==> flow/design.v <==
`timescale 1ns / 1ps
module mux_2x1_rtl(in_0, in_1, select, out);
	input	select;
	input in_0; 
	input in_1;
	output out;
	assign out = (in_0 && ~select) || (in_1 && select);
endmodule
`timescale 1ns / 1ps
module mux_4x1_behavioral(in_0, in_1, in_2, in_3, select, out);
	input in_0;
	input in_1;
	input in_2;
	input in_3;
	input [1:0] select;
	output out;
	reg out;
	always@(select, in_0, in_1, in_2, in_3)
	begin
		case(select)
			2'b00: out = in_0;
			2'b01: out = in_1;
			2'b10: out = in_2;
			2'b11: out = in_3;
		endcase
	end
endmodule
`timescale 1ns / 1ps
module bfa_gl(in_0, in_1, carry_in, result, carry_out);
	input in_0, in_1, carry_in;
	output result, carry_out;
	wire w_xor, w_and_0, w_and_1;
	xor X0(w_xor, in_0, in_1);
	xor X1(result, w_xor, carry_in);
	and A0(w_and_0, w_xor, carry_in);
	and A1(w_and_1, in_0, in_1);
	or O1(carry_out, w_and_0, w_and_1);
endmodule
`timescale 1ns / 1ps
module alu_bitslice(in_a, in_b, in_carry, in_control, out_carry, out_result);
	input in_a, in_b, in_carry;
	input [2:0] in_control;
	wire w_xor_b_c0, w_invert_a, w_and_a_b, w_or_a_b, w_sum, w_2x1;
	output out_result;
	output out_carry;
	xor (w_xor_b_c0, in_b, in_control[0]);
	or  (w_or_a_b, in_a, w_xor_b_c0);
	and (w_and_a_b, in_a, w_xor_b_c0);
	not (w_invert_a, in_a);
	bfa_gl bfa (in_a, w_xor_b_c0, in_carry, w_sum, out_carry);
	mux_2x1_rtl mux_2x1 (w_invert_a, w_xor_b_c0, in_control[0], w_2x1);
	mux_4x1_behavioral mux_4x1 (w_sum, w_or_a_b, w_and_a_b, w_2x1, in_control[2:1], out_result);
endmodule
`timescale 1ns / 1ps
module n_bit_alu(a_in, b_in, control_in, sum_out, carry_out, overflow_out, zero_out);
	parameter n = 8;
	input [7:0] a_in;
	input [7:0] b_in;
	input [2:0] control_in;
	output [7:0] sum_out; 
	output carry_out, overflow_out, zero_out;
	wire [8:0] carry;
	wire is_zero_out;
	and is_zero(is_zero_out, ~sum_out[0], ~sum_out[1], ~sum_out[2], ~sum_out[3], ~sum_out[4], ~sum_out[5], ~sum_out[6], ~sum_out[7]);
	genvar i;
	assign carry_out = carry[n];
	assign overflow_out = carry[n - 1] ^ carry[n];
	assign zero_out = is_zero_out;
	assign carry[0] = control_in[0];
	alu_bitslice adder(a_in[0], b_in[0], carry[0], control_in, carry[1], sum_out[0]); 
	generate 
		for (i = 1; i < n; i = i + 1)
			begin: aluBitGen
				alu_bitslice adder(a_in[i], b_in[i], carry[i], control_in, carry[i+1], sum_out[i]);
			end
	endgenerate
endmodule
`timescale 1ns / 1ps
module acc_cpu(
	input clk,
	input rst,
	output [7:0] imem_addr,
	input [15:0] imem_rdata,
	output reg dmem_req,
	output reg dmem_we,
	output reg [7:0] dmem_addr,
	output [7:0] dmem_wdata,
	input dmem_ack,
	input [7:0] dmem_rdata,
	input [7:0] in_data,
	input in_valid,
	output in_ready,
	output [7:0] out_data,
	output out_valid,
	input out_ready,
	output halted,
	output [7:0] acc,
	output flag_c,
	output flag_z,
	output flag_v
);
parameter S_F0 = 4'd0;    
parameter S_F1 = 4'd1;    
parameter S_DEC = 4'd2;   
parameter S_IND = 4'd3;   
parameter S_MEM = 4'd4;   
parameter S_EX = 4'd5;    
parameter S_ST = 4'd6;    
parameter S_MUL = 4'd7;   
parameter S_DIV = 4'd8;   
parameter S_DIVW = 4'd9;  
parameter S_IN = 4'd10;   
parameter S_OUT = 4'd11;  
parameter S_NX = 4'd12;   
parameter S_HLT = 4'd13;  
reg [3:0] state;
reg [7:0] pc, npc;
reg [15:0] ir;
reg [7:0] ACC;
reg C, Z, V;
reg [7:0] mdata;
reg [7:0] JSRaddrReg;
reg [7:0] InteruptAdrReg;
reg [3:0] HVPIReg;
reg [7:0] MULreg, MULreg2;
reg [7:0] DIVreg;
reg ev_ov, ev_bi, ev_ba;
wire [4:0] op = ir[15:11];
wire [2:0] mode = ir[10:8];
wire [7:0] imm = ir[7:0];
wire is_alu = (op[4:3] == 2'b00);
wire is_ld = (op == 5'b01000);
wire is_st = (op == 5'b01001);
wire is_shl = (op == 5'b01010);
wire is_shr = (op == 5'b01011);
wire is_in = (op == 5'b01100);
wire is_out = (op == 5'b01101);
wire is_hlt = (op == 5'b01110);
wire is_hv = (op == 5'b01111);
wire is_mul = (op == 5'b11000);
wire is_div = (op == 5'b11001);
wire is_br = (op == 5'b11010);
wire is_bz = (op == 5'b11011);
wire is_jsr = (op == 5'b11100);
wire is_rts = (op == 5'b11101);
wire is_rti = (op == 5'b11110);
wire is_bad = (op[4:3] == 2'b10) || (op == 5'b11111);
wire bad_mode = (is_alu || is_ld) && (mode > 3'd2);
reg [7:0] alu_b;
reg [2:0] alu_ctl;
wire [7:0] alu_out;
wire alu_c, alu_v, alu_z;
n_bit_alu ALU(ACC, alu_b, alu_ctl, alu_out, alu_c, alu_v, alu_z);
always @(*) begin
	alu_b = (mode == 3'd0) ? imm : mdata;
	alu_ctl = op[2:0];
	if (state == S_MUL) begin
		alu_b = MULreg2;
		alu_ctl = 3'b000;
	end else if (state == S_DIV) begin
		alu_b = imm;
		alu_ctl = 3'b001;
	end
end
wire ovf_en = (HVPIReg == 4'b0000) || HVPIReg[0];
wire bi_en = (HVPIReg == 4'b0000) || HVPIReg[1];
wire ba_en = (HVPIReg == 4'b0000) || HVPIReg[2];
assign imem_addr = pc;
assign dmem_wdata = ACC;
assign in_ready = (state == S_IN);
assign out_valid = (state == S_OUT);
assign out_data = ACC;
assign halted = (state == S_HLT);
assign acc = ACC;
assign flag_c = C;
assign flag_z = Z;
assign flag_v = V;
always @(posedge clk) begin
	if (rst) begin
		state <= S_F0;
		pc <= 8'd0;
		npc <= 8'd0;
		ir <= 16'd0;
		ACC <= 8'd0;
		C <= 1'b0;
		Z <= 1'b0;
		V <= 1'b0;
		mdata <= 8'd0;
		JSRaddrReg <= 8'd0;
		InteruptAdrReg <= 8'd0;
		HVPIReg <= 4'd0;
		MULreg <= 8'd0;
		MULreg2 <= 8'd0;
		DIVreg <= 8'd0;
		ev_ov <= 1'b0;
		ev_bi <= 1'b0;
		ev_ba <= 1'b0;
		dmem_req <= 1'b0;
		dmem_we <= 1'b0;
		dmem_addr <= 8'd0;
	end else begin
		case (state)
		S_F0: begin
			ev_ov <= 1'b0;
			ev_bi <= 1'b0;
			ev_ba <= 1'b0;
			state <= S_F1;
		end
		S_F1: begin
			ir <= imem_rdata;
			state <= S_DEC;
		end
		S_DEC: begin
			npc <= pc + 8'd1;
			if (bad_mode) begin
				ev_ba <= 1'b1;
				state <= S_NX;
			end else if (is_bad) begin
				ev_bi <= 1'b1;
				state <= S_NX;
			end else if ((is_alu || is_ld) && mode == 3'd1) begin
				dmem_req <= 1'b1;
				dmem_we <= 1'b0;
				dmem_addr <= imm;
				state <= S_MEM;
			end else if ((is_alu || is_ld) && mode == 3'd2) begin
				dmem_req <= 1'b1;
				dmem_we <= 1'b0;
				dmem_addr <= imm;
				state <= S_IND;
			end else if (is_alu || is_ld) begin
				state <= S_EX;
			end else if (is_st) begin
				dmem_req <= 1'b1;
				dmem_we <= 1'b1;
				dmem_addr <= imm;
				state <= S_ST;
			end else if (is_mul) begin
				MULreg <= imm;
				MULreg2 <= ACC;
				state <= S_MUL;
			end else if (is_div) begin
				if (imm == 8'd0) begin
					ACC <= 8'hff;
					state <= S_NX;
				end else begin
					DIVreg <= 8'd0;
					state <= S_DIV;
				end
			end else if (is_in) begin
				state <= S_IN;
			end else if (is_out) begin
				state <= S_OUT;
			end else if (is_hlt) begin
				state <= S_HLT;
			end else begin
				if (is_shl) ACC <= {ACC[6:0], 1'b0};
				if (is_shr) ACC <= {1'b0, ACC[7:1]};
				if (is_hv) HVPIReg <= imm[3:0];
				if (is_br || (is_bz && Z)) npc <= imm;
				if (is_jsr) begin
					JSRaddrReg <= pc + 8'd1;
					npc <= imm;
				end
				if (is_rts) npc <= JSRaddrReg;
				if (is_rti) npc <= InteruptAdrReg;
				state <= S_NX;
			end
		end
		S_IND: begin
			if (dmem_ack) begin
				dmem_req <= 1'b0;
				dmem_addr <= dmem_rdata;
				state <= S_MEM;
			end else if (!dmem_req) begin
				dmem_req <= 1'b1;
			end
		end
		S_MEM: begin
			if (dmem_ack) begin
				dmem_req <= 1'b0;
				mdata <= dmem_rdata;
				state <= S_EX;
			end else begin
				dmem_req <= 1'b1;
			end
		end
		S_EX: begin
			if (is_ld) begin
				ACC <= (mode == 3'd0) ? imm : mdata;
			end else begin
				ACC <= alu_out;
				C <= alu_c;
				Z <= alu_z;
				V <= alu_v;
				ev_ov <= alu_v;
			end
			state <= S_NX;
		end
		S_ST: begin
			if (dmem_ack) begin
				dmem_req <= 1'b0;
				dmem_we <= 1'b0;
				state <= S_NX;
			end
		end
		S_MUL: begin
			ACC <= alu_out;
			MULreg <= MULreg - 8'd1;
			if (MULreg == 8'd2) state <= S_NX;
		end
		S_DIV: begin
			if (alu_c) begin
				ACC <= alu_out;
				DIVreg <= DIVreg + 8'd1;
			end else begin
				state <= S_DIVW;
			end
		end
		S_DIVW: begin
			ACC <= DIVreg;
			state <= S_NX;
		end
		S_IN: begin
			if (in_valid) begin
				ACC <= in_data;
				state <= S_NX;
			end
		end
		S_OUT: begin
			if (out_ready) state <= S_NX;
		end
		S_NX: begin
			if (ev_ov && ovf_en) begin
				InteruptAdrReg <= npc;
				pc <= 8'd100;
			end else if (ev_bi && bi_en) begin
				InteruptAdrReg <= npc;
				pc <= 8'd110;
			end else if (ev_ba && ba_en) begin
				InteruptAdrReg <= npc;
				pc <= 8'd120;
			end else begin
				pc <= npc;
			end
			state <= S_F0;
		end
		S_HLT: begin
		end
		default: state <= S_F0;
		endcase
	end
end
endmodule
# Step by step through the tools: acc_cpu
# Each step is given for the RTL above and for the edited RTL.
# Lines under "orig" count in the file above, lines under "edited" in the edited file.
# "change": "edited" minus "orig" as printed here. "change_rel_pct": 100 x difference / "orig".
# Operators carry their Yosys type and port widths (W data, S select, Z words).
# Library cell names are shortened.
# The mark n/a stands for no value.
# design
design	acc_cpu
clock	clk
lib	sky130hd
lib_corner	tt_025C_1v80

# The edit
# Unified diff, file above to edited file.
# This change comes from a script, not from a designer. The edited design behaves differently; no optimisation was intended.
# begin of diff
@@ -145,5 +145,5 @@
 wire is_rts = (op == 5'b11101);
 wire is_rti = (op == 5'b11110);
-wire is_bad = (op[4:3] == 2'b10) || (op == 5'b11111);
+wire is_bad = (op[4:3] != 2'b10) || (op == 5'b11111);
 wire bad_mode = (is_alu || is_ld) && (mode > 3'd2);
 reg [7:0] alu_b;
# end of diff

# Elaborated design
# Yosys after proc, flatten, opt, wreduce and memory -nomap, before mapping. Memory bits, and registers merged into a memory's read port (data or address), are not among the register bits. Print and check cells are not counted. Equal cells are merged and count once.
# classes
element	orig	edited	change	change_rel_pct
n_addsub	3	3	0	0.00
equal	64	64	0	0.00
mux	120	120	0	0.00
logic	94	94	0	0.00
compare	1	1	0	0.00
shifts	0	0	0	n/a
n_div	0	0	0	n/a
reduce_and_logical	70	70	0	0.00
n_mul	0	0	0	n/a
# ops
cell	orig	edited	change	change_rel_pct
$ne A2 B2 Y1 const B	20	21	1	5.00
$eq A2 B2 Y1 const B	3	2	-1	-33.33
$mux W8	65	65	0	0.00
$not A1 Y1	30	30	0	0.00
$xor A1 B1 Y1	25	25	0	0.00
$and A1 B1 Y1	23	23	0	0.00
$logic_and A1 B1 Y1	23	23	0	0.00
$mux W1	17	17	0	0.00
$or A1 B1 Y1	16	16	0	0.00
$logic_or A1 B1 Y1	14	14	0	0.00
$mux W4	14	14	0	0.00
$eq A5 B4 Y1 const B	8	8	0	0.00
$eq A5 B5 Y1 const B	8	8	0	0.00
$pmux W1 S4	8	8	0	0.00
$eq A4 B4 Y1 const B	6	6	0	0.00
$mux W3	6	6	0	0.00
$reduce_bool A2 Y1	6	6	0	0.00
$reduce_and A2 Y1	5	5	0	0.00
$eq A4 B3 Y1 const B	4	4	0	0.00
$ne A3 B3 Y1 const B	4	4	0	0.00
$pmux W1 S2	4	4	0	0.00
$ne A4 B4 Y1 const B	3	3	0	0.00
$pmux W8 S2	3	3	0	0.00
$reduce_and A6 Y1	3	3	0	0.00
$reduce_and A8 Y1	3	3	0	0.00
$add A8 B1 Y8 const B	2	2	0	0.00
$eq A4 B2 Y1 const B	2	2	0	0.00
$logic_not A2 Y1	2	2	0	0.00
# The list need not be complete.
# bits
element	orig	edited	change	change_rel_pct
regBits	112	112	0	0.00
mem_bits_rw	0	0	0	n/a
wordCells	373	373	0	0.00
mem_count	0	0	0	n/a
output_inout_bits	48	48	0	0.00
latchBits	0	0	0	n/a
romBits	0	0	0	n/a
clocked_rd_ports_x_width	0	0	0	n/a
in_bits	37	37	0	0.00

# Longest topological paths
# Longest topological path by Yosys (ltp), each cell counted once; first at word level (registers and memories cut), then after technology mapping (sequential cells cut; the memories' decode and read muxes count).
# logic_depth
element	orig	edited	change	change_rel_pct
ltp_word	25	25	0	0.00
abc_area	0	0	n/a	n/a
ltp_mapped	22	20	-2	-9.09
depth_no_buf	19	19	0	0.00

# After synthesis
# Yosys stat after the flow's synthesis: flattened, memories mapped to cells. It holds for the ABC_AREA given above (unset counts as 0); a run with the other value may have another netlist.
# by_type
cell_type	orig	edited	change	change_rel_pct
nor2_1	125	67	-58	-46.40
mux2i_1	52	20	-32	-61.54
a21oi_1	69	48	-21	-30.43
dfxtp_1	122	106	-16	-13.11
clkbuf_1	39	25	-14	-35.90
nor3_1	24	12	-12	-50.00
o22ai_1	15	3	-12	-80.00
nand2_1	69	58	-11	-15.94
and3_1	11	4	-7	-63.64
nor2b_1	10	17	7	70.00
o21ai_0	35	29	-6	-17.14
nand3_1	27	33	6	22.22
mux2_2	10	4	-6	-60.00
o221ai_1	7	1	-6	-85.71
a22oi_1	6	1	-5	-83.33
nand2b_1	17	13	-4	-23.53
buf_2	12	8	-4	-33.33
a211oi_2	5	1	-4	-80.00
# The list need not be complete.
# mapped
element	orig	edited	change	change_rel_pct
seq_area_um2	2442.3	2122.0	-320.3	-13.11
cell_count	912	666	-246	-26.97
ff_cells	122	106	-16	-13.11
buf_cells	86	61	-25	-29.07
synth_area_um2	7430.9	5609.1	-1821.8	-24.52
# By module: a second synthesis without flattening, with its own total; a netlist apart from the flattened one above.
# unflattened
element	orig	edited	change	change_rel_pct
cells_unflattened	883	567	-316	-35.79
area_unflattened_um2	7404.6	5270.1	-2134.5	-28.83
# Each row is one instance without its submodules.
# modules_orig
mod	area_um2	mod_seq_area_um2	n_inst	cells
acc_cpu	6716.4	2442.3	1	823
alu_bitslice	25.0	0.0	8	4
mux_4x1_behavioral	22.5	0.0	8	1
bfa_gl	20.0	0.0	8	1
mux_2x1_rtl	15.0	0.0	8	1
n_bit_alu	27.5	0.0	1	4
# modules_edited
mod	area_um2	mod_seq_area_um2	n_inst	cells
acc_cpu	4581.9	2122.0	1	507
alu_bitslice	25.0	0.0	8	4
mux_4x1_behavioral	22.5	0.0	8	1
bfa_gl	20.0	0.0	8	1
mux_2x1_rtl	15.0	0.0	8	1
n_bit_alu	27.5	0.0	1	4

# Worst setup path after synthesis
# Path of least setup slack by OpenSTA after synthesis, without wires, with an ideal clock, recovery checks aside; 20% of the period is set as input and as output delay. Where synthesis merged equal registers, the netlist keeps one of their names.
# synth_path
element	orig	edited	change	change_rel_pct
kind	flip-flop to flip-flop	flip-flop to flip-flop	n/a	n/a
start	register ir[10]	register ir[8]	n/a	n/a
end	register ACC[4]	register ACC[7]	n/a	n/a
launch_ns	0.000	0.000	0.000	n/a
required_time_ns	6.863	6.871	0.008	0.12
arrival_time_ns	5.337	5.146	-0.191	-3.58
slack_ns	1.525	1.725	0.200	n/a
n_path_buf	4	1	-3	-75.00
path_delay_ns	5.474	5.275	-0.199	-3.64
setup_time_ns	0.137	0.129	-0.008	n/a
tclk_ns	7.0	7.0	0.0	0.00
path_stages	23	19	-4	-17.39
period_less_setup_slack_ns	5.475	5.275	-0.200	-3.65
# "path_delay_ns" = arrival - input delay + setup time.
# "path_stages" counts driving pins, that of a launching flip-flop among them; a cell with two outputs on the path counts twice.
# "period_less_setup_slack_ns" = period - worst setup slack (recovery checks aside). The figure is calculated, with input and output delays left at 20% of the set period.
# Between the ends stands the longest chain of elaborated cells between them, by number of cells; it is not shown to be the way that was timed. Of several equally long chains one is given.
# A line is the first line of the expression or statement that the cell stems from. Yosys adds cells for indexed reads and writes and turns some case tables into memories.
# A register here has more assigning lines than the two given.
# synth_via_orig
cell_sequence	dfxtp_1 -> buf_6 -> or3_4 -> buf_6 -> mux2i_1 -> xnor2_1 -> nor2_1 -> a21oi_1 -> mux2_2 -> fa_1 -> fa_1 -> fa_1 -> fa_1 -> fa_1 -> fa_1 -> inv_1 -> fa_1 -> a21oi_1 -> and3_1 -> buf_4 -> buf_6 -> nor2_1 -> a211oi_2
elab_chain_len	24
cells_between	67
cone_classes	1 x compare; 6 x eq/ne; 11 x mux; 42 x logic; 7 x reduce/logical
# synth_lines_orig
element	line	source
from (decl)	118	reg [15:0] ir;
from (assign)	183	ir <= 16'd0;
from (assign)	210	ir <= imem_rdata;
$logic_not A3 Y1	155	alu_b = (mode == 3'd0) ? imm : mdata;
$mux W8	155
$mux W8	160	end else if (state == S_DIV) begin
$mux W8	157	if (state == S_MUL) begin
$xor A1 B1 Y1	46	xor (w_xor_b_c0, in_b, in_control[0]);
$xor A1 B1 Y1	33	xor X0(w_xor, in_0, in_1);
$and A1 B1 Y1	35	and A0(w_and_0, w_xor, carry_in);
[10 not listed]	n/a
$or A1 B1 Y1	37	or O1(carry_out, w_and_0, w_and_1);
$and A1 B1 Y1	35
$or A1 B1 Y1	37
$and A1 B1 Y1	35
$or A1 B1 Y1	37
$mux W8	313	if (alu_c) begin
$pmux W8 S6	202	case (state)
to (assign)	257	if (is_shl) ACC <= {ACC[6:0], 1'b0};
to (assign)	258	if (is_shr) ACC <= {1'b0, ACC[7:1]};
to (decl)	119	reg [7:0] ACC;
# synth_via_edited
cell_sequence	dfxtp_1 -> or4b_1 -> o311ai_2 -> xnor2_1 -> mux2_2 -> fa_1 -> fa_1 -> fa_1 -> fa_1 -> fa_1 -> fa_1 -> inv_1 -> fa_1 -> a21oi_1 -> o21ai_0 -> a31oi_1 -> buf_2 -> o21ai_0 -> a31oi_1
elab_chain_len	24
cells_between	67
cone_classes	1 x compare; 6 x eq/ne; 11 x mux; 42 x logic; 7 x reduce/logical
# synth_lines_edited
element	line	source
from (decl)	118	reg [15:0] ir;
from (assign)	183	ir <= 16'd0;
from (assign)	210	ir <= imem_rdata;
$logic_not A3 Y1	155	alu_b = (mode == 3'd0) ? imm : mdata;
$mux W8	155
$mux W8	160	end else if (state == S_DIV) begin
$mux W8	157	if (state == S_MUL) begin
$xor A1 B1 Y1	46	xor (w_xor_b_c0, in_b, in_control[0]);
$xor A1 B1 Y1	33	xor X0(w_xor, in_0, in_1);
$and A1 B1 Y1	35	and A0(w_and_0, w_xor, carry_in);
[10 not listed]	n/a
$or A1 B1 Y1	37	or O1(carry_out, w_and_0, w_and_1);
$and A1 B1 Y1	35
$or A1 B1 Y1	37
$xor A1 B1 Y1	34	xor X1(result, w_xor, carry_in);
$pmux W1 S4	20	case(select)
$mux W8	313	if (alu_c) begin
$pmux W8 S6	202	case (state)
to (assign)	257	if (is_shl) ACC <= {ACC[6:0], 1'b0};
to (assign)	258	if (is_shr) ACC <= {1'b0, ACC[7:1]};
to (decl)	119	reg [7:0] ACC;

# Worst path after layout
# From the final timing report of each run of pair A: the path of least setup slack in the routed layout; clock arrival at registers is part of the times.
# layout_path
element	orig	edited	change	change_rel_pct
kind	flip-flop to flip-flop	flip-flop to flip-flop	n/a	n/a
start	register ir[8]	register ir[8]	n/a	n/a
end	register ACC[7]	register ACC[6]	n/a	n/a
required_time_ns	6.32	6.28	-0.04	-0.63
setup_time_ns	0.08	0.05	-0.03	n/a
arrival_time_ns	6.08	6.01	-0.07	-1.15
path_stages	17	18	1	5.88
n_path_buf	0	0	0	n/a
launch_ns	0.42	0.35	-0.07	-16.67
slack_ns	0.24	0.27	0.03	n/a
tclk_ns	5.98	5.98	0.00	0.00
# Between the ends stands the longest chain of elaborated cells between them, by number of cells; it is not shown to be the way that was timed. Of several equally long chains one is given.
# A register here has more assigning lines than the two given.
# layout_via_orig
cell_sequence	dfxtp_1 -> or3_4 -> a311oi_4 -> o21ai_0 -> mux2_2 -> fa_1 -> fa_1 -> fa_1 -> fa_1 -> fa_1 -> fa_1 -> inv_1 -> fa_1 -> a21oi_1 -> and3_1 -> and4_1 -> nor3_1
elab_chain_len	24
cells_between	67
cone_classes	1 x compare; 6 x eq/ne; 11 x mux; 42 x logic; 7 x reduce/logical
# layout_lines_orig
element	line	source
from (decl)	118	reg [15:0] ir;
from (assign)	183	ir <= 16'd0;
from (assign)	210	ir <= imem_rdata;
$logic_not A3 Y1	155	alu_b = (mode == 3'd0) ? imm : mdata;
$mux W8	155
$mux W8	160	end else if (state == S_DIV) begin
$mux W8	157	if (state == S_MUL) begin
$xor A1 B1 Y1	46	xor (w_xor_b_c0, in_b, in_control[0]);
$xor A1 B1 Y1	33	xor X0(w_xor, in_0, in_1);
$and A1 B1 Y1	35	and A0(w_and_0, w_xor, carry_in);
[10 not listed]	n/a
$or A1 B1 Y1	37	or O1(carry_out, w_and_0, w_and_1);
$and A1 B1 Y1	35
$or A1 B1 Y1	37
$xor A1 B1 Y1	34	xor X1(result, w_xor, carry_in);
$pmux W1 S4	20	case(select)
$mux W8	313	if (alu_c) begin
$pmux W8 S6	202	case (state)
to (assign)	257	if (is_shl) ACC <= {ACC[6:0], 1'b0};
to (assign)	258	if (is_shr) ACC <= {1'b0, ACC[7:1]};
to (decl)	119	reg [7:0] ACC;
# layout_via_edited
cell_sequence	dfxtp_1 -> or4b_1 -> o311ai_2 -> xnor2_1 -> mux2_2 -> fa_1 -> fa_1 -> fa_1 -> fa_1 -> fa_1 -> fa_1 -> inv_1 -> fa_2 -> a21oi_1 -> o21ai_0 -> a31oi_2 -> o2111ai_1 -> o211a_1
elab_chain_len	24
cells_between	67
cone_classes	1 x compare; 6 x eq/ne; 11 x mux; 42 x logic; 7 x reduce/logical
# layout_lines_edited
element	line	source
from (decl)	118	reg [15:0] ir;
from (assign)	183	ir <= 16'd0;
from (assign)	210	ir <= imem_rdata;
$logic_not A3 Y1	155	alu_b = (mode == 3'd0) ? imm : mdata;
$mux W8	155
$mux W8	160	end else if (state == S_DIV) begin
$mux W8	157	if (state == S_MUL) begin
$xor A1 B1 Y1	46	xor (w_xor_b_c0, in_b, in_control[0]);
$xor A1 B1 Y1	33	xor X0(w_xor, in_0, in_1);
$and A1 B1 Y1	35	and A0(w_and_0, w_xor, carry_in);
[10 not listed]	n/a
$or A1 B1 Y1	37	or O1(carry_out, w_and_0, w_and_1);
$and A1 B1 Y1	35
$or A1 B1 Y1	37
$and A1 B1 Y1	35
$or A1 B1 Y1	37
$mux W8	313	if (alu_c) begin
$pmux W8 S6	202	case (state)
to (assign)	257	if (is_shl) ACC <= {ACC[6:0], 1'b0};
to (assign)	258	if (is_shr) ACC <= {1'b0, ACC[7:1]};
to (decl)	119	reg [7:0] ACC;

# Flow runs
# Both versions went through the flow (Yosys, OpenROAD) with the same settings in each pair. Constraints: input delay and output delay 20% of the set period each, output load 0.01 pF.
# settings_pair_A
CORE_UTILIZATION	40
PLACE_DENSITY	0.6
period_ns	5.98
CAP_MARGIN	20
CORE_MARGIN	2
SLEW_MARGIN	20
# measured_pair_A
element	orig	edited	change	change_rel_pct
die_um2	19684.1	14986.7	-4697.4	-23.86
final_stdcell_area_um2	8802.2	6716.4	-2085.8	-23.70
setup_worst_slack_ns	0.240	0.265	0.025	n/a
synth_area_um2	7430.9	5609.1	-1821.8	-24.52
worst_hold_slack_ns	0.458	0.449	-0.009	n/a
utilization_pct	48.7	48.8	0.1	n/a
# settings_pair_B
ABC_AREA	0
CAP_MARGIN	15
CORE_ASPECT_RATIO	1.41
CORE_MARGIN	7
CORE_UTILIZATION	26
CTS_CLUSTER_SIZE	59
GPL_TIMING_DRIVEN	0
MAX_ROUTING_LAYER	met4
MIN_ROUTING_LAYER	met1
PLACE_DENSITY_LB_ADDON	0.1
period_ns	10.7
SLEW_MARGIN	20
# measured_pair_B
element	orig	edited	change	change_rel_pct
die_um2	33579.7	25943.1	-7636.6	-22.74
final_stdcell_area_um2	9335.2	7080.5	-2254.7	-24.15
setup_worst_slack_ns	4.347	4.258	-0.089	n/a
synth_area_um2	7430.9	5609.1	-1821.8	-24.52
worst_hold_slack_ns	0.480	0.460	-0.020	n/a
utilization_pct	33.2	33.5	0.3	n/a
